==> flow/design.v <==
module clk_div(
    input clk,
    input rst,
    output reg tick_1hz
    );
    parameter CLK_FREQ = 1000; 
    reg [31:0] cnt; 
    always @(posedge clk or posedge rst) begin
        if (rst) begin
            cnt <= 0;
            tick_1hz <= 0;
        end 
        else begin
            if (cnt >= CLK_FREQ - 1) begin
                cnt <= 0;
                tick_1hz <= 1;
            end 
            else begin
                cnt <= cnt + 1;
                tick_1hz <= 0; 
            end
        end
    end
endmodule
module time_counter(
    input clk,
    input rst,
    input tick_1hz,
    input adjust,    
    input up,        
    input up_ten,    
    output reg [3:0] cur_h_ten, cur_h_one,
    output reg [3:0] cur_m_ten, cur_m_one,
    output reg [3:0] cur_s_ten, cur_s_one,
    output reg [1:0] adjust_mode,
    output reg led4, led6, led8
    );
    reg prev_adjust, prev_up, prev_up_ten;
    wire adjust_pulse, up_pulse, up_ten_pulse;
    always @(posedge clk) begin
        prev_adjust <= adjust;
        prev_up     <= up;
        prev_up_ten <= up_ten;
    end
    assign adjust_pulse = adjust & (~prev_adjust);
    assign up_pulse     = up & (~prev_up);
    assign up_ten_pulse = up_ten & (~prev_up_ten);
    always @(posedge clk or posedge rst) begin
        if(rst) adjust_mode <= 0;
        else if(adjust_pulse) begin
            if(adjust_mode >= 3) adjust_mode <= 0;
            else adjust_mode <= adjust_mode + 1;
        end
    end
    always @(*) begin
        case(adjust_mode)
            2'd0: {led4, led6, led8} = 3'b111;  
            2'd1: {led4, led6, led8} = 3'b001;  
            2'd2: {led4, led6, led8} = 3'b010;  
            2'd3: {led4, led6, led8} = 3'b100;  
            default: {led4, led6, led8} = 3'b111;
        endcase
    end
    always @(posedge clk or posedge rst) begin
        if(rst) begin
            {cur_h_ten, cur_h_one} <= 0;
            {cur_m_ten, cur_m_one} <= 0;
            {cur_s_ten, cur_s_one} <= 0;
        end
        else begin
            if(adjust_mode == 0 && tick_1hz) begin
                if(cur_s_one == 9) begin
                    cur_s_one <= 0;
                    if(cur_s_ten == 5) begin
                        cur_s_ten <= 0;
                        if(cur_m_one == 9) begin
                            cur_m_one <= 0;
                            if(cur_m_ten == 5) begin
                                cur_m_ten <= 0;
                                if(cur_h_ten == 2 && cur_h_one == 3) begin
                                    cur_h_ten <= 0; cur_h_one <= 0;
                                end else if(cur_h_one == 9) begin
                                    cur_h_one <= 0; cur_h_ten <= cur_h_ten + 1;
                                end else begin
                                    cur_h_one <= cur_h_one + 1;
                                end
                            end else cur_m_ten <= cur_m_ten + 1;
                        end else cur_m_one <= cur_m_one + 1;
                    end else cur_s_ten <= cur_s_ten + 1;
                end else cur_s_one <= cur_s_one + 1;
            end
            else if(up_pulse) begin
                case(adjust_mode)
                    2'd1: begin  
                        if(cur_s_one == 9) begin
                             cur_s_one <= 0;
                             if(cur_s_ten == 5) cur_s_ten <= 0;
                              else cur_s_ten <= cur_s_ten + 1;
                        end else cur_s_one <= cur_s_one + 1;
                    end
                    2'd2: begin  
                        if(cur_m_one == 9) begin
                             cur_m_one <= 0;
                             if(cur_m_ten == 5) cur_m_ten <= 0; 
                             else cur_m_ten <= cur_m_ten + 1;
                        end else cur_m_one <= cur_m_one + 1;
                    end
                    2'd3: begin  
                        if(cur_h_ten == 2 && cur_h_one == 3) begin
                            cur_h_ten <= 0; cur_h_one <= 0;
                        end else if(cur_h_one == 9) begin
                            cur_h_one <= 0; cur_h_ten <= cur_h_ten + 1;
                        end else begin
                            cur_h_one <= cur_h_one + 1;
                        end
                    end
                endcase
            end
            else if(up_ten_pulse) begin
                case(adjust_mode)
                    2'd1: begin 
                        if(cur_s_ten >= 5) cur_s_ten <= 0;
                        else cur_s_ten <= cur_s_ten + 1;
                    end
                    2'd2: begin 
                        if(cur_m_ten >= 5) cur_m_ten <= 0;
                        else cur_m_ten <= cur_m_ten + 1;
                    end
                    2'd3: begin 
                        if(cur_h_ten == 2) begin
                            cur_h_ten <= 0;
                            cur_h_one <= cur_h_one + 6;
                        end
                        else if(cur_h_ten == 1 && cur_h_one >= 4) begin
                            cur_h_ten <= 0;
                            cur_h_one <= cur_h_one - 4;
                        end
                        else begin
                            cur_h_ten <= cur_h_ten + 1;
                        end
                    end
                endcase
            end
        end
    end
endmodule
module time_converter(
    input [3:0] h_ten, h_one, 
    input world_clock, h24,
    input usa, england, spain,
    output reg [3:0] disp_h_ten, disp_h_one,
    output reg am, pm
    );
    integer k_time;  
    integer w_time;  
    always @(*) begin
        k_time = h_ten * 10 + h_one;
        w_time = k_time; 
        if (world_clock) begin
            if (usa) begin      
                w_time = k_time - 14;
                if (w_time < 0) w_time = w_time + 24; 
            end
            else if (england) begin 
                w_time = k_time - 9;
                if (w_time < 0) w_time = w_time + 24;
            end
            else if (spain) begin   
                w_time = k_time - 8;
                if (w_time < 0) w_time = w_time + 24;
            end
        end
        am = 0; 
        pm = 0;
        if (h24 || world_clock) begin
        end
        else begin
            if (w_time < 12) begin
                am = 1; pm = 0;
                if (w_time == 0) w_time = 12;
            end
            else begin
                am = 0; pm = 1;
                if (w_time > 12) w_time = w_time - 12;
            end
        end
        disp_h_ten = w_time / 10;
        disp_h_one = w_time % 10;
    end
endmodule
module stopwatch(
    input clk, rst,
    input enable_mode, 
    input btn_start,
    input btn_reset,
    output reg [3:0] m_ten, m_one,
    output reg [3:0] s_ten, s_one,
    output reg [3:0] ms_ten, ms_one,
    output reg [3:0] lap_m10, lap_m1,
    output reg [3:0] lap_s10, lap_s1,
    output reg [3:0] lap_ms10, lap_ms1
    );
reg [18:0] cnt_div;
    wire tick_10ms;
    assign tick_10ms = (cnt_div == 10 - 1);
    always @(posedge clk or posedge rst) begin
        if(rst) cnt_div <= 0;
        else if(tick_10ms) cnt_div <= 0;
        else cnt_div <= cnt_div + 1;
    end
    reg prev_start, prev_reset;
    wire start_pulse = btn_start & ~prev_start;
    wire reset_pulse = btn_reset & ~prev_reset;
    always @(posedge clk) begin
        prev_start <= btn_start;
        prev_reset <= btn_reset;
    end
    reg running; 
    always @(posedge clk or posedge rst) begin
        if(rst) begin
            {m_ten, m_one, s_ten, s_one, ms_ten, ms_one} <= 0;
            {lap_m10, lap_m1, lap_s10, lap_s1, lap_ms10, lap_ms1} <= 0;
            running <= 0;
        end
        else if(enable_mode) begin 
            if(start_pulse) begin
                running <= ~running;
                if (running) begin
                    lap_m10 <= m_ten; lap_m1 <= m_one;
                    lap_s10 <= s_ten; lap_s1 <= s_one;
                    lap_ms10 <= ms_ten; lap_ms1 <= ms_one;
                end
            end
            if(reset_pulse) begin
                running <= 0;
                {m_ten, m_one, s_ten, s_one, ms_ten, ms_one} <= 0;
                {lap_m10, lap_m1, lap_s10, lap_s1, lap_ms10, lap_ms1} <= 0;
            end
            if(running && tick_10ms) begin
                if(ms_one == 9) begin
                    ms_one <= 0;
                    if(ms_ten == 9) begin
                        ms_ten <= 0;
                        if(s_one == 9) begin
                            s_one <= 0;
                            if(s_ten == 5) begin
                                s_ten <= 0;
                                if(m_one == 9) begin
                                    m_one <= 0;
                                    if(m_ten == 5) m_ten <= 0;
                                    else m_ten <= m_ten + 1;
                                end else m_one <= m_one + 1;
                            end else s_ten <= s_ten + 1;
                        end else s_one <= s_one + 1;
                    end else ms_ten <= ms_ten + 1;
                end else ms_one <= ms_one + 1;
            end
        end
    end
endmodule
module timer(
    input clk, rst,
    input enable_mode,
    input btn_start,
    input btn_min,
    input btn_sec,
    input btn_clear,
    input btn_stop_alarm,
    output reg [3:0] tm_m10, tm_m1,
    output reg [3:0] tm_s10, tm_s1,
    output reg [3:0] set_m10, set_m1,
    output reg [3:0] set_s10, set_s1,
    output reg alarm_on
    );
    reg [31:0] cnt;
    wire tick_1hz;
    parameter CLK_FREQ = 1000;
    assign tick_1hz = (cnt == CLK_FREQ - 1);
    always @(posedge clk or posedge rst) begin
        if(rst) cnt <= 0;
        else if(cnt >= CLK_FREQ - 1) cnt <= 0; 
        else cnt <= cnt + 1;
    end
    reg prev_start, prev_min, prev_sec, prev_clear, prev_stop;
    wire start_pulse = btn_start & ~prev_start;
    wire min_pulse   = btn_min   & ~prev_min;
    wire sec_pulse   = btn_sec   & ~prev_sec;
    wire clear_pulse = btn_clear & ~prev_clear;
    wire stop_pulse  = btn_stop_alarm & ~prev_stop;
    always @(posedge clk) begin
        prev_start <= btn_start; prev_min <= btn_min; prev_sec <= btn_sec;
        prev_clear <= btn_clear; prev_stop <= btn_stop_alarm;
    end
    reg running; 
    wire is_zero = (tm_m10==0 && tm_m1==0 && tm_s10==0 && tm_s1==0);
    always @(posedge clk or posedge rst) begin
        if(rst) begin
            {tm_m10, tm_m1, tm_s10, tm_s1} <= 0;
            {set_m10, set_m1, set_s10, set_s1} <= 0;
            running <= 0; alarm_on <= 0;
        end
        else if(enable_mode) begin
            if (alarm_on && stop_pulse) begin 
                alarm_on <= 0; 
                running <= 0; 
            end
            else if (clear_pulse) begin
                {tm_m10, tm_m1, tm_s10, tm_s1} <= 0;
                {set_m10, set_m1, set_s10, set_s1} <= 0;
                running <= 0; alarm_on <= 0;
            end
            else if(!running && !alarm_on) begin
                if(min_pulse) begin 
                    if(tm_m1 == 9) begin 
                        tm_m1<=0; tm_m10<=tm_m10+1; 
                        set_m1<=0; set_m10<=set_m10+1; 
                    end 
                    else begin 
                        tm_m1 <= tm_m1 + 1;
                        set_m1 <= set_m1 + 1;          
                    end
                end
                if(sec_pulse) begin 
                    if(tm_s10 == 5) begin
                        tm_s10 <= 0; 
                        set_s10 <= 0;                  
                    end 
                    else begin
                        tm_s10 <= tm_s10 + 1;
                        set_s10 <= set_s10 + 1;        
                    end
                    tm_s1 <= 0; set_s1 <= 0; 
                end
            end
            if(start_pulse && !alarm_on && !is_zero) running <= ~running;
            if(running && tick_1hz) begin
                if(is_zero) begin 
                    running <= 0; 
                    alarm_on <= 1; 
                end
                else begin
                    if(tm_s1 == 0) begin
                        tm_s1 <= 9;
                        if(tm_s10 == 0) begin
                            tm_s10 <= 5;
                            if(tm_m1 == 0) begin
                                tm_m1 <= 9;
                                if(tm_m10 > 0) tm_m10 <= tm_m10 - 1;
                            end else tm_m1 <= tm_m1 - 1;
                        end else tm_s10 <= tm_s10 - 1;
                    end else tm_s1 <= tm_s1 - 1;
                end
            end
        end
        else begin 
            alarm_on <= 0; 
            running <= 0; 
        end
    end
endmodule
module alarm(
    input clk, rst,
    input enable_set,
    input btn_min,
    input btn_hour,
    input btn_stop,
    input btn_toggle,
    input btn_clear,
    input [3:0] cur_h_ten, cur_h_one,
    input [3:0] cur_m_ten, cur_m_one,
    input [3:0] cur_s_ten, cur_s_one,
    output reg [3:0] al_h_ten, al_h_one,
    output reg [3:0] al_m_ten, al_m_one,
    output reg alarm_trigger, 
    output reg alarm_enabled  
    );
    reg prev_min, prev_hour, prev_stop, prev_toggle, prev_clear;
    wire min_pulse    = btn_min    & ~prev_min;
    wire hour_pulse   = btn_hour   & ~prev_hour;
    wire stop_pulse   = btn_stop   & ~prev_stop;
    wire toggle_pulse = btn_toggle & ~prev_toggle;
    wire clear_pulse  = btn_clear  & ~prev_clear;
    always @(posedge clk) begin
        prev_min    <= btn_min;
        prev_hour   <= btn_hour;
        prev_stop   <= btn_stop;
        prev_toggle <= btn_toggle;
        prev_clear  <= btn_clear;
    end
    always @(posedge clk or posedge rst) begin
        if(rst) begin
            {al_h_ten, al_h_one, al_m_ten, al_m_one} <= 0;
            alarm_enabled <= 0; 
        end
        else begin
            if (toggle_pulse) alarm_enabled <= ~alarm_enabled;
            if(enable_set) begin
                if(clear_pulse) begin
                    {al_h_ten, al_h_one, al_m_ten, al_m_one} <= 0;
                end
                if(min_pulse) begin 
                    if(al_m_one == 9) begin al_m_one <= 0;
                    if(al_m_ten == 5) al_m_ten <= 0; 
                    else al_m_ten <= al_m_ten + 1; end 
                    else al_m_one <= al_m_one + 1;
                end
                if(hour_pulse) begin 
                     if(al_h_ten == 2 && al_h_one == 3) begin al_h_ten <= 0;
                     al_h_one <= 0; end 
                     else if(al_h_one == 9) begin al_h_one <= 0;
                     al_h_ten <= al_h_ten + 1; end 
                     else al_h_one <= al_h_one + 1;
                end
            end
        end
    end
    reg is_ringing; 
    always @(posedge clk or posedge rst) begin
        if (rst) is_ringing <= 0;
        else begin
            if (!alarm_enabled || (is_ringing && stop_pulse)) is_ringing <= 0;
            else if (alarm_enabled && !enable_set && !is_ringing) begin
                if ({cur_h_ten, cur_h_one, cur_m_ten, cur_m_one} == {al_h_ten, al_h_one, al_m_ten, al_m_one} &&
                    cur_s_ten == 0 && cur_s_one == 0) is_ringing <= 1; 
            end
        end
    end
    always @(*) alarm_trigger = is_ringing;
endmodule
module display_controller(
    input clk,
    input rst, 
    input [3:0] h_ten, h_one, 
    input [3:0] m_ten, m_one, 
    input [3:0] s_ten, s_one,
    input world_clock, use_alarm,
    input usa, england, spain,
    output reg [7:0] seg_com,  
    output reg [7:0] seg_data, 
    output reg [7:0] seg7
    );
    reg [19:0] seg_clk_div;
    wire seg_scan_clk;
    assign seg_scan_clk = seg_clk_div[1]; 
    always @(posedge clk or posedge rst) begin
        if (rst) seg_clk_div <= 0;
        else seg_clk_div <= seg_clk_div + 1;
    end
    reg [2:0] seg_scan_cnt;
    wire seg_scan_en = (seg_clk_div[1:0] == 2'b01);
    always @(posedge clk or posedge rst) begin
        if (rst) seg_scan_cnt <= 0;
        else if (seg_scan_en) begin
            if (seg_scan_cnt == 5) seg_scan_cnt <= 0;
            else seg_scan_cnt <= seg_scan_cnt + 1;
        end
    end
    reg [3:0] current_digit;
    always @(*) begin
        seg_data = 8'b1111_1111; 
        case (seg_scan_cnt)
            3'd0: begin
                seg_com = 8'b1101_1111; 
                current_digit = h_ten;
            end
            3'd1: begin
                seg_com = 8'b1110_1111;
                current_digit = h_one;
            end
            3'd2: begin
                seg_com = 8'b1111_0111;
                current_digit = m_ten;
            end
            3'd3: begin
                seg_com = 8'b1111_1011; 
                current_digit = m_one;
            end
            3'd4: begin
                seg_com = 8'b1111_1101; 
                current_digit = s_ten;
            end
            3'd5: begin
                seg_com = 8'b1111_1110; 
                current_digit = s_one;
            end
            default: begin
                seg_com = 8'b1111_1111;
                current_digit = 4'd0;
            end
        endcase
        case (current_digit)
            4'h0: seg_data[6:0] = ~7'b100_0000;
            4'h1: seg_data[6:0] = ~7'b111_1001;
            4'h2: seg_data[6:0] = ~7'b010_0100;
            4'h3: seg_data[6:0] = ~7'b011_0000;
            4'h4: seg_data[6:0] = ~7'b001_1001;
            4'h5: seg_data[6:0] = ~7'b001_0010;
            4'h6: seg_data[6:0] = ~7'b000_0010;
            4'h7: seg_data[6:0] = ~7'b111_1000;
            4'h8: seg_data[6:0] = ~7'b000_0000;
            4'h9: seg_data[6:0] = ~7'b001_0000;
            default: seg_data[6:0] = 7'b000_0000;
        endcase
        if (seg_scan_cnt == 3'd1 || seg_scan_cnt == 3'd3) 
             seg_data[7] = 1'b1;
        else 
             seg_data[7] = 1'b0;
    end 
    always @(posedge clk or posedge rst) begin
        if(rst) seg7 <= 8'b0000_0000; 
        else begin
            if(world_clock) begin
                if(usa)      
                    seg7 <= 8'b0011_1110; 
                else if(england) 
                    seg7 <= 8'b0111_1001; 
                else if(spain)   
                    seg7 <= 8'b0110_1101; 
                else 
                    seg7 <= 8'b0000_0000; 
            end
            else 
                seg7 <= 8'b0000_0000;
        end
    end
endmodule
module lcd_controller(
    input clk, rst,     
    input h24, world_clock,
    input sw_stopwatch, sw_timer, sw_alarm_set,
    input alarm_enabled,
    input usa, england, spain, 
    input [3:0] stp_m10, stp_m1, stp_s10, stp_s1, stp_ms10, stp_ms1,
    input [3:0] set_m10, set_m1, set_s10, set_s1,
    input [3:0] al_h10, al_h1, al_m10, al_m1,
    output reg LCD_RS, LCD_RW, LCD_E,
    output reg [7:0] LCD_DATA
    );
    reg [31:0] lcd_clk_div;
    wire lcd_tick;
    assign lcd_tick = (lcd_clk_div == 3 - 1);
    always @(posedge clk or posedge rst) begin
        if (rst) lcd_clk_div <= 0;
        else if (lcd_tick) lcd_clk_div <= 0;
        else lcd_clk_div <= lcd_clk_div + 1;
    end
    always @(posedge clk or posedge rst) begin
        if (rst) LCD_E <= 0;
        else if (lcd_clk_div < 1) LCD_E <= 1; 
        else LCD_E <= 0;
    end
    reg [7:0] lcd_state;
    reg [7:0] lcd_data_reg;
    reg lcd_rs_reg;
    reg [4:0] char_idx; 
    always @(posedge clk or posedge rst) begin
        if (rst) begin
            lcd_state <= 0;
            LCD_RW <= 0; LCD_RS <= 0; LCD_DATA <= 8'h00;
            char_idx <= 0;
            lcd_rs_reg <= 0; lcd_data_reg <= 8'h00;
        end 
        else begin
            if (lcd_tick) begin 
                case (lcd_state)
                    0:  begin lcd_rs_reg <= 0; lcd_data_reg <= 8'h38; lcd_state <= 1; end 
                    1:  begin lcd_state <= 2; end 
                    2:  begin lcd_rs_reg <= 0; lcd_data_reg <= 8'h38; lcd_state <= 3; end 
                    3:  begin lcd_state <= 4; end
                    4:  begin lcd_rs_reg <= 0; lcd_data_reg <= 8'h0C; lcd_state <= 5; end 
                    5:  begin lcd_state <= 6; end
                    6:  begin lcd_rs_reg <= 0; lcd_data_reg <= 8'h01; lcd_state <= 7; end 
                    7:  begin lcd_state <= 8; end
                    8:  begin lcd_rs_reg <= 0; lcd_data_reg <= 8'h06; lcd_state <= 9; end 
                    9:  begin lcd_state <= 10; end
                    10: begin lcd_rs_reg <= 0; lcd_data_reg <= 8'h80; char_idx <= 0; lcd_state <= 11; end 
                    11: begin 
                        lcd_rs_reg <= 1;
                        if (sw_stopwatch) begin
                            case(char_idx)
                                0: lcd_data_reg <= "M"; 1: lcd_data_reg <= "O"; 2: lcd_data_reg <= "D"; 3: lcd_data_reg <= "E";
                                4: lcd_data_reg <= " "; 5: lcd_data_reg <= ":"; 6: lcd_data_reg <= " ";
                                7: lcd_data_reg <= "S"; 8: lcd_data_reg <= "T"; 9: lcd_data_reg <= "O"; 10: lcd_data_reg <= "P"; 
                                11: lcd_data_reg <= "W"; 12: lcd_data_reg <= "A"; 13: lcd_data_reg <= "T"; 14: lcd_data_reg <= "C"; 15: lcd_data_reg <= "H";
                            endcase
                        end
                        else if (sw_timer) begin
                            case(char_idx)
                                0: lcd_data_reg <= "M"; 1: lcd_data_reg <= "O"; 2: lcd_data_reg <= "D"; 3: lcd_data_reg <= "E";
                                4: lcd_data_reg <= " "; 5: lcd_data_reg <= ":"; 6: lcd_data_reg <= " ";
                                7: lcd_data_reg <= "T"; 8: lcd_data_reg <= "I"; 9: lcd_data_reg <= "M"; 10: lcd_data_reg <= "E"; 
                                11: lcd_data_reg <= "R"; 12: lcd_data_reg <= " "; 13: lcd_data_reg <= " "; 14: lcd_data_reg <= " "; 15: lcd_data_reg <= " ";
                            endcase
                        end
                        else if (sw_alarm_set) begin
                            case(char_idx)
                                0: lcd_data_reg <= "A"; 1: lcd_data_reg <= "L"; 2: lcd_data_reg <= "A"; 3: lcd_data_reg <= "R"; 
                                4: lcd_data_reg <= "M"; 5: lcd_data_reg <= " "; 6: lcd_data_reg <= "S"; 7: lcd_data_reg <= "E"; 
                                8: lcd_data_reg <= "T"; 9: lcd_data_reg <= " "; 10: lcd_data_reg <= ":"; 11: lcd_data_reg <= " "; 
                                12: lcd_data_reg <= (alarm_enabled) ? "O" : "O";
                                13: lcd_data_reg <= (alarm_enabled) ? "N" : "F";
                                14: lcd_data_reg <= (alarm_enabled) ? " " : "F";
                                15: lcd_data_reg <= " ";
                            endcase
                        end
                        else begin
                            case(char_idx)
                                0: lcd_data_reg <= "M"; 1: lcd_data_reg <= "O"; 2: lcd_data_reg <= "D"; 3: lcd_data_reg <= "E";
                                4: lcd_data_reg <= " "; 5: lcd_data_reg <= ":"; 6: lcd_data_reg <= " ";
                                7: lcd_data_reg <= (h24) ? "2" : "1";
                                8: lcd_data_reg <= (h24) ? "4" : "2"; 
                                9: lcd_data_reg <= "H"; 
                                10: lcd_data_reg <= " "; 11: lcd_data_reg <= "T"; 12: lcd_data_reg <= "Y"; 13: lcd_data_reg <= "P"; 14: lcd_data_reg <= "E"; 15: lcd_data_reg <= " ";
                            endcase
                        end
                        if(char_idx < 15) char_idx <= char_idx + 1;
                        else lcd_state <= 12;
                    end
                    12: begin lcd_rs_reg <= 0; lcd_data_reg <= 8'hC0; char_idx <= 0; lcd_state <= 13; end 
                    13: begin
                        lcd_rs_reg <= 1;
                        if (sw_stopwatch) begin
                            case(char_idx)
                                0: lcd_data_reg <= "L"; 1: lcd_data_reg <= "A"; 2: lcd_data_reg <= "P"; 
                                3: lcd_data_reg <= " "; 4: lcd_data_reg <= ":"; 5: lcd_data_reg <= " ";
                                6: lcd_data_reg <= stp_m10 + "0"; 7: lcd_data_reg <= stp_m1 + "0";
                                8: lcd_data_reg <= ":";  
                                9: lcd_data_reg <= stp_s10 + "0"; 10: lcd_data_reg <= stp_s1 + "0";
                                11: lcd_data_reg <= ":";  
                                12: lcd_data_reg <= stp_ms10 + "0"; 13: lcd_data_reg <= stp_ms1 + "0";
                                14: lcd_data_reg <= " "; 15: lcd_data_reg <= " ";
                            endcase
                        end
                        else if (sw_timer) begin
                            case(char_idx)
                                0: lcd_data_reg <= "S"; 1: lcd_data_reg <= "E"; 2: lcd_data_reg <= "T"; 
                                3: lcd_data_reg <= " "; 4: lcd_data_reg <= ":"; 5: lcd_data_reg <= " ";
                                6: lcd_data_reg <= set_m10 + "0"; 7: lcd_data_reg <= set_m1 + "0";
                                8: lcd_data_reg <= ":";
                                9: lcd_data_reg <= set_s10 + "0"; 10: lcd_data_reg <= set_s1 + "0";
                                default: lcd_data_reg <= " "; 
                            endcase
                        end
                        else if (sw_alarm_set) begin
                            case(char_idx)
                                0: lcd_data_reg <= "T"; 1: lcd_data_reg <= "I"; 2: lcd_data_reg <= "M"; 3: lcd_data_reg <= "E"; 
                                4: lcd_data_reg <= " "; 5: lcd_data_reg <= ":"; 6: lcd_data_reg <= " ";
                                7: lcd_data_reg <= al_h10 + "0"; 8: lcd_data_reg <= al_h1 + "0";
                                9: lcd_data_reg <= ":";
                                10: lcd_data_reg <= al_m10 + "0"; 11: lcd_data_reg <= al_m1 + "0";
                                default: lcd_data_reg <= " ";
                            endcase
                        end
                        else begin
                            case(char_idx)
                                0: lcd_data_reg <= "Z"; 1: lcd_data_reg <= "O"; 2: lcd_data_reg <= "N"; 3: lcd_data_reg <= "E";
                                4: lcd_data_reg <= " "; 5: lcd_data_reg <= ":"; 6: lcd_data_reg <= " ";
                                default: begin
                                    if (world_clock && usa) begin
                                        case(char_idx)
                                            7: lcd_data_reg <= "U"; 8: lcd_data_reg <= "S"; 9: lcd_data_reg <= "A"; 10: lcd_data_reg <= " "; 
                                            11: lcd_data_reg <= "("; 12: lcd_data_reg <= "N"; 13: lcd_data_reg <= "Y"; 14: lcd_data_reg <= ")"; 15: lcd_data_reg <= " ";
                                        endcase
                                    end
                                    else if (world_clock && england) begin
                                        case(char_idx)
                                            7: lcd_data_reg <= "U"; 8: lcd_data_reg <= "K"; 9: lcd_data_reg <= " "; 10: lcd_data_reg <= "("; 
                                            11: lcd_data_reg <= "L"; 12: lcd_data_reg <= "O"; 13: lcd_data_reg <= "N"; 14: lcd_data_reg <= ")"; 15: lcd_data_reg <= " ";
                                        endcase
                                    end
                                    else if (world_clock && spain) begin
                                        case(char_idx)
                                            7: lcd_data_reg <= "S"; 8: lcd_data_reg <= "P"; 9: lcd_data_reg <= "A"; 10: lcd_data_reg <= "I"; 
                                            11: lcd_data_reg <= "N"; 12: lcd_data_reg <= " "; 13: lcd_data_reg <= " "; 14: lcd_data_reg <= " "; 15: lcd_data_reg <= " ";
                                        endcase
                                    end
                                    else begin
                                        case(char_idx)
                                            7: lcd_data_reg <= "K"; 8: lcd_data_reg <= "O"; 9: lcd_data_reg <= "R"; 10: lcd_data_reg <= "E"; 
                                            11: lcd_data_reg <= "A"; 12: lcd_data_reg <= " "; 13: lcd_data_reg <= " "; 14: lcd_data_reg <= " "; 15: lcd_data_reg <= " ";
                                        endcase
                                    end
                                end
                            endcase
                        end
                        if(char_idx < 15) char_idx <= char_idx + 1; 
                        else lcd_state <= 14; 
                    end
                    14: begin lcd_rs_reg <= 0; lcd_data_reg <= 8'h02; lcd_state <= 15; end 
                    15: begin lcd_state <= 10; end 
                    default: lcd_state <= 0;
                endcase
                LCD_RS <= lcd_rs_reg;
                LCD_DATA <= lcd_data_reg;
                LCD_RW <= 0; 
            end
        end
    end
endmodule
module clock(
    input clk,
    input rst,
    input adjust, up, up_ten,
    input h24, world_clock,
    input usa, england, spain,
    input sw_stopwatch,
    input sw_timer,
    input sw_alarm_set,
    input btn_stp_start,
    input btn_stp_reset,
    input btn_alarm_toggle,
    input btn_alarm_stop,
    output [7:0] seg_data, seg_com, seg7,
    output am, pm,
    output led4, led6, led8, 
    output LCD_RS, LCD_RW, LCD_E,
    output [7:0] LCD_DATA,
    output [3:0] rgb_r,
    output piezo_out 
    );
    wire tick_1hz;
    wire [1:0] adjust_mode;
    wire [3:0] cur_h_ten, cur_h_one, cur_m_ten, cur_m_one, cur_s_ten, cur_s_one;
    wire [3:0] disp_h_ten, disp_h_one; 
    wire [3:0] stp_m10, stp_m1, stp_s10, stp_s1, stp_ms10, stp_ms1;
    wire [3:0] stp_run_m10, stp_run_m1, stp_run_s10, stp_run_s1, stp_run_ms10, stp_run_ms1;
    wire [3:0] stp_lap_m10, stp_lap_m1, stp_lap_s10, stp_lap_s1, stp_lap_ms10, stp_lap_ms1;
    wire [3:0] tm_m10, tm_m1, tm_s10, tm_s1;
    wire [3:0] tm_set_m10, tm_set_m1, tm_set_s10, tm_set_s1;
    wire timer_alarm_on; 
    wire [3:0] al_h10, al_h1, al_m10, al_m1;
    wire real_alarm_trig; 
    wire alarm_is_on;     
    reg [3:0] final_h_ten, final_h_one, final_m_ten, final_m_one, final_s_ten, final_s_one;
    clk_div u_clk_div( .clk(clk), .rst(rst), .tick_1hz(tick_1hz) );
    time_counter u_counter(
        .clk(clk), .rst(rst), .tick_1hz(tick_1hz),
        .adjust( adjust & ~sw_stopwatch & ~sw_timer & ~sw_alarm_set ), 
        .up(     up     & ~sw_stopwatch & ~sw_timer & ~sw_alarm_set ), 
        .up_ten( up_ten & ~sw_stopwatch & ~sw_timer & ~sw_alarm_set ),
        .cur_h_ten(cur_h_ten), .cur_h_one(cur_h_one),
        .cur_m_ten(cur_m_ten), .cur_m_one(cur_m_one),
        .cur_s_ten(cur_s_ten), .cur_s_one(cur_s_one),
        .adjust_mode(adjust_mode),
        .led4(led4), .led6(led6), .led8(led8) 
    );
    time_converter u_converter(
        .h_ten(cur_h_ten), .h_one(cur_h_one),
        .world_clock(world_clock), .h24(h24),
        .usa(usa), .england(england), .spain(spain),
        .disp_h_ten(disp_h_ten), .disp_h_one(disp_h_one),
        .am(am), .pm(pm)
    );
    stopwatch u_stopwatch(
        .clk(clk), .rst(rst),
        .enable_mode(sw_stopwatch),
        .btn_start(btn_stp_start), .btn_reset(btn_stp_reset),
        .m_ten(stp_run_m10), .m_one(stp_run_m1),
        .s_ten(stp_run_s10), .s_one(stp_run_s1),
        .ms_ten(stp_run_ms10), .ms_one(stp_run_ms1),
        .lap_m10(stp_lap_m10), .lap_m1(stp_lap_m1),
        .lap_s10(stp_lap_s10), .lap_s1(stp_lap_s1),
        .lap_ms10(stp_lap_ms10), .lap_ms1(stp_lap_ms1)
    );
   timer u_timer(
        .clk(clk), .rst(rst),
        .enable_mode(sw_timer),
        .btn_start(adjust),
        .btn_min(up_ten),
        .btn_sec(up),
        .btn_clear(btn_stp_reset),
        .btn_stop_alarm(btn_alarm_stop),
        .tm_m10(tm_m10), .tm_m1(tm_m1), 
        .tm_s10(tm_s10), .tm_s1(tm_s1),
        .set_m10(tm_set_m10), .set_m1(tm_set_m1), 
        .set_s10(tm_set_s10),
        .set_s1(tm_set_s1),
        .alarm_on(timer_alarm_on)
    );
    alarm u_alarm(
        .clk(clk), .rst(rst),
        .enable_set(sw_alarm_set), 
        .btn_min(up),              
        .btn_hour(up_ten),         
        .btn_stop(btn_alarm_stop),     
        .btn_toggle(btn_alarm_toggle), 
        .btn_clear(btn_stp_reset),     
        .cur_h_ten(cur_h_ten), .cur_h_one(cur_h_one),
        .cur_m_ten(cur_m_ten), .cur_m_one(cur_m_one),
        .cur_s_ten(cur_s_ten), .cur_s_one(cur_s_one),
        .al_h_ten(al_h10), .al_h_one(al_h1),
        .al_m_ten(al_m10), .al_m_one(al_m1),
        .alarm_trigger(real_alarm_trig),
        .alarm_enabled(alarm_is_on) 
    );
    always @(*) begin
        if (sw_stopwatch) begin 
            final_h_ten = stp_run_m10;  final_h_one = stp_run_m1;
            final_m_ten = stp_run_s10;  final_m_one = stp_run_s1;
            final_s_ten = stp_run_ms10; final_s_one = stp_run_ms1;
        end
        else if (sw_timer) begin
            final_h_ten = 0;        final_h_one = 0;
            final_m_ten = tm_m10;   final_m_one = tm_m1;
            final_s_ten = tm_s10;   final_s_one = tm_s1;
        end
        else if (sw_alarm_set) begin
            final_h_ten = al_h10;   final_h_one = al_h1; 
            final_m_ten = al_m10;   final_m_one = al_m1;
            final_s_ten = 0;        final_s_one = 0;
        end
        else begin
            final_h_ten = disp_h_ten; final_h_one = disp_h_one;
            final_m_ten = cur_m_ten;  final_m_one = cur_m_one;
            final_s_ten = cur_s_ten;  final_s_one = cur_s_one;
        end
    end
    reg [15:0] piezo_cnt;
    reg piezo_wave;
    always @(posedge clk or posedge rst) begin
        if(rst) begin piezo_cnt <= 0; piezo_wave <= 0; end
        else begin
            piezo_wave <= ~piezo_wave; 
        end
    end
    assign piezo_out = (timer_alarm_on | real_alarm_trig) ? piezo_wave : 1'b0;
    reg [8:0] blink_cnt; 
    always @(posedge clk or posedge rst) begin
        if(rst) blink_cnt <= 0; else blink_cnt <= blink_cnt + 1;
    end
    wire blink_sig = blink_cnt[8]; 
    wire blink_red = (timer_alarm_on | real_alarm_trig) ? blink_sig : 1'b0; 
    assign rgb_r = {blink_red, blink_red, blink_red, blink_red}; 
    display_controller u_display(
        .clk(clk), .rst(rst),
        .h_ten(final_h_ten), .h_one(final_h_one),
        .m_ten(final_m_ten), .m_one(final_m_one),
        .s_ten(final_s_ten), .s_one(final_s_one),
        .world_clock(world_clock), .use_alarm(1'b0),
        .usa(usa), .england(england), .spain(spain),
        .seg_com(seg_com), .seg_data(seg_data), .seg7(seg7)
    );
    lcd_controller u_lcd(
        .clk(clk), .rst(rst),
        .h24(h24), .world_clock(world_clock),
        .sw_stopwatch(sw_stopwatch),
        .sw_timer(sw_timer),
        .sw_alarm_set(sw_alarm_set), 
        .alarm_enabled(alarm_is_on), 
        .usa(usa), .england(england), .spain(spain),
        .stp_m10(stp_lap_m10), .stp_m1(stp_lap_m1),
        .stp_s10(stp_lap_s10), .stp_s1(stp_lap_s1),
        .stp_ms10(stp_lap_ms10), .stp_ms1(stp_lap_ms1),
        .set_m10(tm_set_m10), .set_m1(tm_set_m1),
        .set_s10(tm_set_s10), .set_s1(tm_set_s1),
        .al_h10(al_h10), .al_h1(al_h1),
        .al_m10(al_m10), .al_m1(al_m1),
        .LCD_RS(LCD_RS), .LCD_RW(LCD_RW),
        .LCD_E(LCD_E), .LCD_DATA(LCD_DATA)
    );
endmodule
## Step by step through the tools: clock

Tool output for the design above, in the order of the flow.
Lines are those of the file above, counted from 1.
Not given: n/a

| set-up | value |
|---|---|
| top module | clock |
| clock port | clk |
| cell library | sky130hd |
| timing corner | tt_025C_1v80 |

## Word level

Counts by Yosys on the flattened word-level netlist (proc, flatten, opt, wreduce; memories kept). Register bits leave out memories and registers merged into their read ports (data or address). Print and check cells are left out. Cells with the same type and inputs are merged into one.
Memory sizes are those after Yosys's memory passes, which may raise the word count (mostly to a power of two), join words into wider ones and drop unused or constant bits.

| operators by class | value |
|---|---|
| add/sub/neg operators | 59 |
| multiply operators | 1 |
| divide/modulo/power cells | 2 |
| magnitude comparators | 14 |
| equality and inequality tests | 85 |
| shift operators | 0 |
| multiplexer cells | 269 |
| bitwise gates (word level) | 38 |
| reductions and logical operators | 99 |

Operator list:

| cell | count |
|---|---|
| 4-bit two-way mux | 189 |
| 32-bit two-way mux | 14 |
| 8-bit case mux with 9-bit select | 3 |
| 8-bit case mux with 12-bit select | 2 |
| 8-bit case mux with 8-bit select | 3 |
| 32-bit by 5-bit divider with 32-bit output with constant B | 1 |
| 32-bit by 5-bit remainder unit with 32-bit output with constant B | 1 |
| 8-bit case mux with 6-bit select | 3 |
| 32-bit by 1-bit less-than comparator with 1-bit output with constant B | 4 |
| 32-bit by 5-bit subtractor with 32-bit output with constant B | 4 |
| 8-bit case mux with 15-bit select | 1 |
| 8-bit two-way mux | 14 |
| 8-bit case mux with 13-bit select | 1 |
| 4-bit by 6-bit adder with 7-bit output with constant B | 14 |
| 32-bit by 1-bit adder with 32-bit output with constant B | 3 |
| 32-bit by 6-bit adder with 32-bit output with constant B | 3 |
| 4-bit by 1-bit adder with 4-bit output with constant B | 22 |
| 8-bit case mux with 11-bit select | 1 |
| 32-bit by 10-bit >= comparator with 1-bit output with constant B | 2 |
| 8-bit by 4-bit equality test with 1-bit output with constant B | 8 |
| 4-bit equality test with constant B | 10 |
| 5-bit by 4-bit equality test with 1-bit output with constant B | 8 |
| 6-bit case mux with 6-bit select | 1 |
| 16-bit inequality test with constant B | 2 |
| 32-bit by 10-bit equality test with 1-bit output with constant B | 1 |
| 32-bit by 2-bit equality test with 1-bit output with constant B | 1 |
| 32-bit by 4-bit adder with 32-bit output | 1 |
| 32-bit by 5-bit greater-than comparator with 1-bit output with constant B | 1 |

Other operator kinds: 78; their cells: 249.

| storage and ports | value |
|---|---|
| bits in registers | 326 |
| latch bits | 0 |
| RAM bits | 0 |
| bits in read-only memories | 112 |
| clocked read ports x word width | 0 |
| memories kept | 1 |
| input port bits | 17 |
| output and inout port bits | 45 |
| cells after elaboration | 631 |

Memories:

| memory | words | bits a word | read ports | wr ports | RTL line | source |
|---|---|---|---|---|---|---|
| (no name shown) | 16 | 7 | 1 | 0 | 491 | `case (current_digit)` |

## Logic depth

Yosys ltp: most cells in a row. Word level: on the elaborated netlist, between registers, memories and ports. Mapped: between sequential cells and ports; inverters and the memories' decode and read muxes count.

| depth | value |
|---|---|
| word-level depth | 18 |
| ABC_AREA | 1 |
| gate-level depth with buffers | 86 |
| mapped depth without buffers | 86 |

## Mapped cells and area

Source: synth_stat.txt of the flow (Yosys; design flattened, memories mapped). It holds for the ABC_AREA given above (unset counts as 0); a run with the other value may have another netlist.

| mapped netlist | value |
|---|---|
| cell count | 2940 |
| mapped area | 0.0210289 mm^2 |
| area of sequential cells | 0.0076836 mm^2 |
| flip-flop cells | 309 |
| buffers | 67 |

Cell types:

| cell | count | area in all (um^2) |
|---|---|---|
| sky130_fd_sc_hd__dfrtp_1 | 298 | 7.46E+03 |
| sky130_fd_sc_hd__nand2_1 | 582 | 2.18E+03 |
| sky130_fd_sc_hd__inv_1 | 476 | 1.79E+03 |
| sky130_fd_sc_hd__nand3_1 | 239 | 1.2E+03 |
| sky130_fd_sc_hd__nor2_1 | 311 | 1167.37 |
| sky130_fd_sc_hd__ha_1 | 82 | 1.03E+03 |
| sky130_fd_sc_hd__o21ai_0 | 179 | 895.859 |
| sky130_fd_sc_hd__a21oi_1 | 117 | 585.562 |
| sky130_fd_sc_hd__xor2_1 | 43 | 376.611 |
| sky130_fd_sc_hd__nand4_1 | 57 | 356.592 |
| sky130_fd_sc_hd__nor3_1 | 66 | 330.317 |
| sky130_fd_sc_hd__nor4_1 | 44 | 275.264 |
| sky130_fd_sc_hd__o22ai_1 | 41 | 256.496 |
| sky130_fd_sc_hd__nand2_2 | 35 | 218.96 |
| sky130_fd_sc_hd__dfxtp_1 | 10 | 200.192 |
| sky130_fd_sc_hd__nand3_2 | 19 | 190.182 |
| sky130_fd_sc_hd__xnor2_1 | 21 | 183.926 |
| sky130_fd_sc_hd__clkbuf_1 | 47 | 176.419 |

Other cell types: 53; their cells: 273.

## Worst setup path after synthesis

Path of least setup slack by OpenSTA after synthesis, without wires, with an ideal clock, recovery checks aside; 20% of the period is set as input and as output delay. Where synthesis merged equal registers, the netlist keeps one of their names.

| timing path post-synthesis | value |
|---|---|
| path type | input-to-output |
| from | input port england |
| to | output port seg_data[3] |
| clock period | 20000 ps |
| input delay | 4000 ps |
| output delay | 4000 ps |
| launch time at the first pin | 4000 ps |
| data arrival time | 10803 ps |
| data required time | 16000 ps |
| setup slack | 5197 ps |
| delay of the path | 6803 ps |
| stages | 65 |
| buffers on the path | 3 |
| period reached after synthesis | 14803 ps |

"delay of the path" = arrival - input delay + setup time.
A path that ends at an output port has no setup time.
"stages" counts driving pins, that of a launching flip-flop among them; a cell with two outputs on the path counts twice.
"period reached after synthesis" is the clock period less the worst setup slack; recovery checks do not enter. This is arithmetic on one report: input and output delays are still those of the set period (20% each).
Between the ends stands the longest chain of elaborated cells between them, by number of cells; it is not shown to be the way that was timed. Of several equally long chains one is given.
A line is the first line of the expression or statement that the cell stems from. Yosys adds cells for indexed reads and writes and turns some case tables into memories.
The chain passes a memory read, where the word-level depth is cut; so it can be longer than that depth.

| between the ends, post-synthesis | value |
|---|---|
| path through | sky130_fd_sc_hd__clkbuf_1 > sky130_fd_sc_hd__clkbuf_1 > sky130_fd_sc_hd__nand2_1 > sky130_fd_sc_hd__xor2_1 > sky130_fd_sc_hd__nand2_1 > sky130_fd_sc_hd__o221ai_1 > sky130_fd_sc_hd__inv_1 > sky130_fd_sc_hd__ha_1 > sky130_fd_sc_hd__inv_1 > sky130_fd_sc_hd__nor2_1 > sky130_fd_sc_hd__nand3_1 > sky130_fd_sc_hd__nor3_2 > sky130_fd_sc_hd__nor2_2 > sky130_fd_sc_hd__nand2_1 > sky130_fd_sc_hd__nand2_2 > sky130_fd_sc_hd__buf_6 > sky130_fd_sc_hd__xor2_2 > sky130_fd_sc_hd__or2_1 > (+29 left out) > sky130_fd_sc_hd__o21ai_2 > sky130_fd_sc_hd__o21ai_4 > sky130_fd_sc_hd__nand2_4 > sky130_fd_sc_hd__inv_2 > sky130_fd_sc_hd__ha_1 > sky130_fd_sc_hd__a21oi_1 > sky130_fd_sc_hd__o21ai_0 > sky130_fd_sc_hd__o211ai_1 > sky130_fd_sc_hd__o21ai_0 > sky130_fd_sc_hd__a21oi_1 > sky130_fd_sc_hd__nand2_1 > sky130_fd_sc_hd__inv_1 > sky130_fd_sc_hd__ha_1 > sky130_fd_sc_hd__inv_1 > sky130_fd_sc_hd__nand2_1 > sky130_fd_sc_hd__nand2_1 > sky130_fd_sc_hd__nand3_1 > sky130_fd_sc_hd__nand2_1 |
| cells in the longest elaborated chain | 13 |
| elaborated cells on any way between the ends | 21 |
| RTL lines with such cells | 14 |
| classes of those cells | 1 x add/sub; 2 x div; 2 x compare; 14 x mux; 1 x reduce/logical; 1 x memory |

RTL lines, path post-synthesis:

| element | RTL line | source |
|---|---|---|
| from (decl) | 705 | `input usa, england, spain,` |
| 32-bit two-way mux | 164 | `else if (england) begin` |
| 32-bit two-way mux | 160 | `if (usa) begin` |
| 32-bit two-way mux | 159 | `if (world_clock) begin` |
| 32-bit by 5-bit subtractor with 32-bit output | 184 | `if (w_time > 12) w_time = w_time - 12;` |
| 32-bit two-way mux | 184 |  |
| 32-bit two-way mux | 178 | `if (w_time < 12) begin` |
| 32-bit two-way mux | 175 | `if (h24 \|\| world_clock) begin` |
| 32-bit by 5-bit remainder unit with 32-bit output | 188 | `disp_h_one = w_time % 10;` |
| 4-bit two-way mux | 807 | `else if (sw_alarm_set) begin` |
| 4-bit two-way mux | 802 | `else if (sw_timer) begin` |
| 4-bit two-way mux | 797 | `if (sw_stopwatch) begin` |
| 4-bit case mux with 6-bit select | 461 | `case (seg_scan_cnt)` |
| memory 16 x 7 bit | 491 | `case (current_digit)` |
| to (decl) | 713 | `output [7:0] seg_data, seg_com, seg7,` |

## Worst path after layout

From the final timing report of record 1: the path of least setup slack in the routed layout; clock arrival at registers is part of the times.
The report prints the path's times to 10 ps; the period is as set.

| timing path post-layout | value |
|---|---|
| path type | reg-to-output |
| from | register u_counter.cur_h_ten[1] |
| to | output port seg_data[3] |
| clock period | 13300 ps |
| output delay | 2660 ps |
| launch time at the first pin | 600 ps |
| data arrival time | 10290 ps |
| data required time | 10640 ps |
| setup slack | 350 ps |
| stages | 74 |
| buffers on the path | 6 |

Between the ends stands the longest chain of elaborated cells between them, by number of cells; it is not shown to be the way that was timed. Of several equally long chains one is given.
The chain passes a memory read, where the word-level depth is cut; so it can be longer than that depth.
At most two assigning lines are given for a register; there are more.

| between the ends, post-layout | value |
|---|---|
| path through | sky130_fd_sc_hd__dfrtp_2 > sky130_fd_sc_hd__ha_4 > sky130_fd_sc_hd__ha_4 > sky130_fd_sc_hd__inv_2 > sky130_fd_sc_hd__fa_2 > sky130_fd_sc_hd__nand3_2 > sky130_fd_sc_hd__nand2_4 > sky130_fd_sc_hd__ha_4 > sky130_fd_sc_hd__nand2_4 > sky130_fd_sc_hd__nor2_4 > sky130_fd_sc_hd__nand2_2 > sky130_fd_sc_hd__buf_4 > sky130_fd_sc_hd__buf_4 > sky130_fd_sc_hd__buf_4 > sky130_fd_sc_hd__nor2_4 > sky130_fd_sc_hd__nand4_1 > sky130_fd_sc_hd__o21ai_1 > sky130_fd_sc_hd__nor2_1 > (+38 left out) > sky130_fd_sc_hd__o21ai_4 > sky130_fd_sc_hd__nand2_4 > sky130_fd_sc_hd__inv_4 > sky130_fd_sc_hd__ha_4 > sky130_fd_sc_hd__a21oi_2 > sky130_fd_sc_hd__o21ai_2 > sky130_fd_sc_hd__o211ai_1 > sky130_fd_sc_hd__o21ai_1 > sky130_fd_sc_hd__a21oi_2 > sky130_fd_sc_hd__nand2_2 > sky130_fd_sc_hd__inv_4 > sky130_fd_sc_hd__ha_4 > sky130_fd_sc_hd__inv_2 > sky130_fd_sc_hd__nand2_2 > sky130_fd_sc_hd__nand2_1 > sky130_fd_sc_hd__nand3_1 > sky130_fd_sc_hd__nand2_1 > sky130_fd_sc_hd__buf_2 |
| cells in the longest elaborated chain | 19 |
| elaborated cells on any way between the ends | 36 |
| RTL lines with such cells | 22 |
| classes of those cells | 8 x add/sub; 1 x mul; 2 x div; 5 x compare; 18 x mux; 1 x reduce/logical; 1 x memory |

RTL lines, path post-layout:

| element | RTL line | source |
|---|---|---|
| from (decl) | 32 | `output reg [3:0] cur_h_ten, cur_h_one,` |
| from (assign) | 81 | `cur_h_ten <= 0; cur_h_one <= 0;` |
| from (assign) | 139 | `cur_h_ten <= cur_h_ten + 1;` |
| 4-bit by 3-bit multiplier with 7-bit output | 157 | `k_time = h_ten * 10 + h_one;` |
| 32-bit by 4-bit adder with 32-bit output | 157 |  |
| 32-bit by 5-bit subtractor with 32-bit output | 169 | `w_time = k_time - 8;` |
| 32-bit by 1-bit less-than comparator with 1-bit output | 170 | `if (w_time < 0) w_time = w_time + 24;` |
| 32-bit two-way mux | 170 |  |
| 32-bit two-way mux | 168 | `else if (spain) begin` |
| 32-bit two-way mux | 164 | `else if (england) begin` |
| (+5 left out) | n/a |  |
| 32-bit two-way mux | 175 | `if (h24 \|\| world_clock) begin` |
| 32-bit by 5-bit remainder unit with 32-bit output | 188 | `disp_h_one = w_time % 10;` |
| 4-bit two-way mux | 807 | `else if (sw_alarm_set) begin` |
| 4-bit two-way mux | 802 | `else if (sw_timer) begin` |
| 4-bit two-way mux | 797 | `if (sw_stopwatch) begin` |
| 4-bit case mux with 6-bit select | 461 | `case (seg_scan_cnt)` |
| memory 16 x 7 bit | 491 | `case (current_digit)` |
| to (decl) | 713 | `output [7:0] seg_data, seg_com, seg7,` |

Below are 5 stored runs of the flow (Yosys, OpenROAD; platform sky130hd) on clock, each with its settings and what was measured, unordered. Constraints: input delay and output delay 20% of the set period each, output load 0.01 pF.
"achieved clock period": clock period set for the run, less the worst setup slack. It is reckoned from that one timing run; input and output delays stay at 20% of the period that was set.
"time on the worst setup path" = time allowed to the worst setup path (clock period - input delay - output delay, where it has them) - its slack; a late launch clock adds to it, a late capture clock takes from it.
"time on the worst setup path" is given in steps of 10 ps.
A setting shown as -- is not set for that run.

| stored run | ABC_AREA | CORE_ASPECT_RATIO | CORE_MARGIN | CORE_UTILIZATION | CTS_CLUSTER_DIAMETER | CTS_CLUSTER_SIZE | GPL_ROUTABILITY_DRIVEN | GPL_TIMING_DRIVEN | MAX_ROUTING_LAYER | PLACE_DENSITY | SETUP_SLACK_MARGIN | SLEW_MARGIN | period_ns | CAP_MARGIN | HOLD_SLACK_MARGIN | PLACE_DENSITY_LB_ADDON | MIN_ROUTING_LAYER | achieved clock period (ps) | time on the worst setup path (ps) | worst setup path type | setup total negative slack (ps) | mapped cell area after synthesis (mm^2) | setup slack of the critical path (ps) | area inside the die boundary (mm^2) | std-cell area (final layout) (mm^2) | final utilization (%) |
|---|---|---|---|---|---|---|---|---|---|---|---|---|---|---|---|---|---|---|---|---|---|---|---|---|---|---|
| record 1 | 1 | 0.56 | 5 | 17 | 95 | 87 | 1 | 0 | met4 | 0.82 | 1.5 | 0 | 13.3 | 20 | -- | -- | -- | 12947 | 10290 | reg-to-output | 0 | 0.0210289 | 353 | 0.131131 | 0.0262214 | 21.4 |
| record 2 | -- | -- | 2 | 49 | 306 | 88 | 0 | 1 | -- | -- | 5.0 | 20 | 28.8 | 20 | 0.28 | 0.26 | -- | 21899 | 10380 | input-to-output | 0 | 0.0210564 | 6901 | 0.0446456 | 0.0223414 | 53.0 |
| record 3 | -- | -- | 2 | 24 | -- | -- | -- | -- | -- | -- | -- | 20 | 18.6 | 20 | -- | -- | -- | 17670 | 10230 | input-to-output | 0 | 0.0210564 | 930 | 0.09012 | 0.0241682 | 27.8 |
| record 4 | 0 | 1.13 | 2 | 17 | 95 | 32 | 1 | 0 | met4 | -- | 0.68 | 30 | 13.2 | 20 | -- | 0.06 | met2 | 13304 | 8020 | input-to-output | -130 | 0.0210564 | -104 | 0.126697 | 0.0270835 | 22.0 |
| record 5 | -- | -- | 2 | 40 | -- | -- | -- | -- | -- | -- | -- | 20 | 20.0 | 20 | -- | -- | -- | 18284 | 10280 | input-to-output | 0 | 0.0210564 | 1716 | 0.0544919 | 0.0236577 | 45.2 |
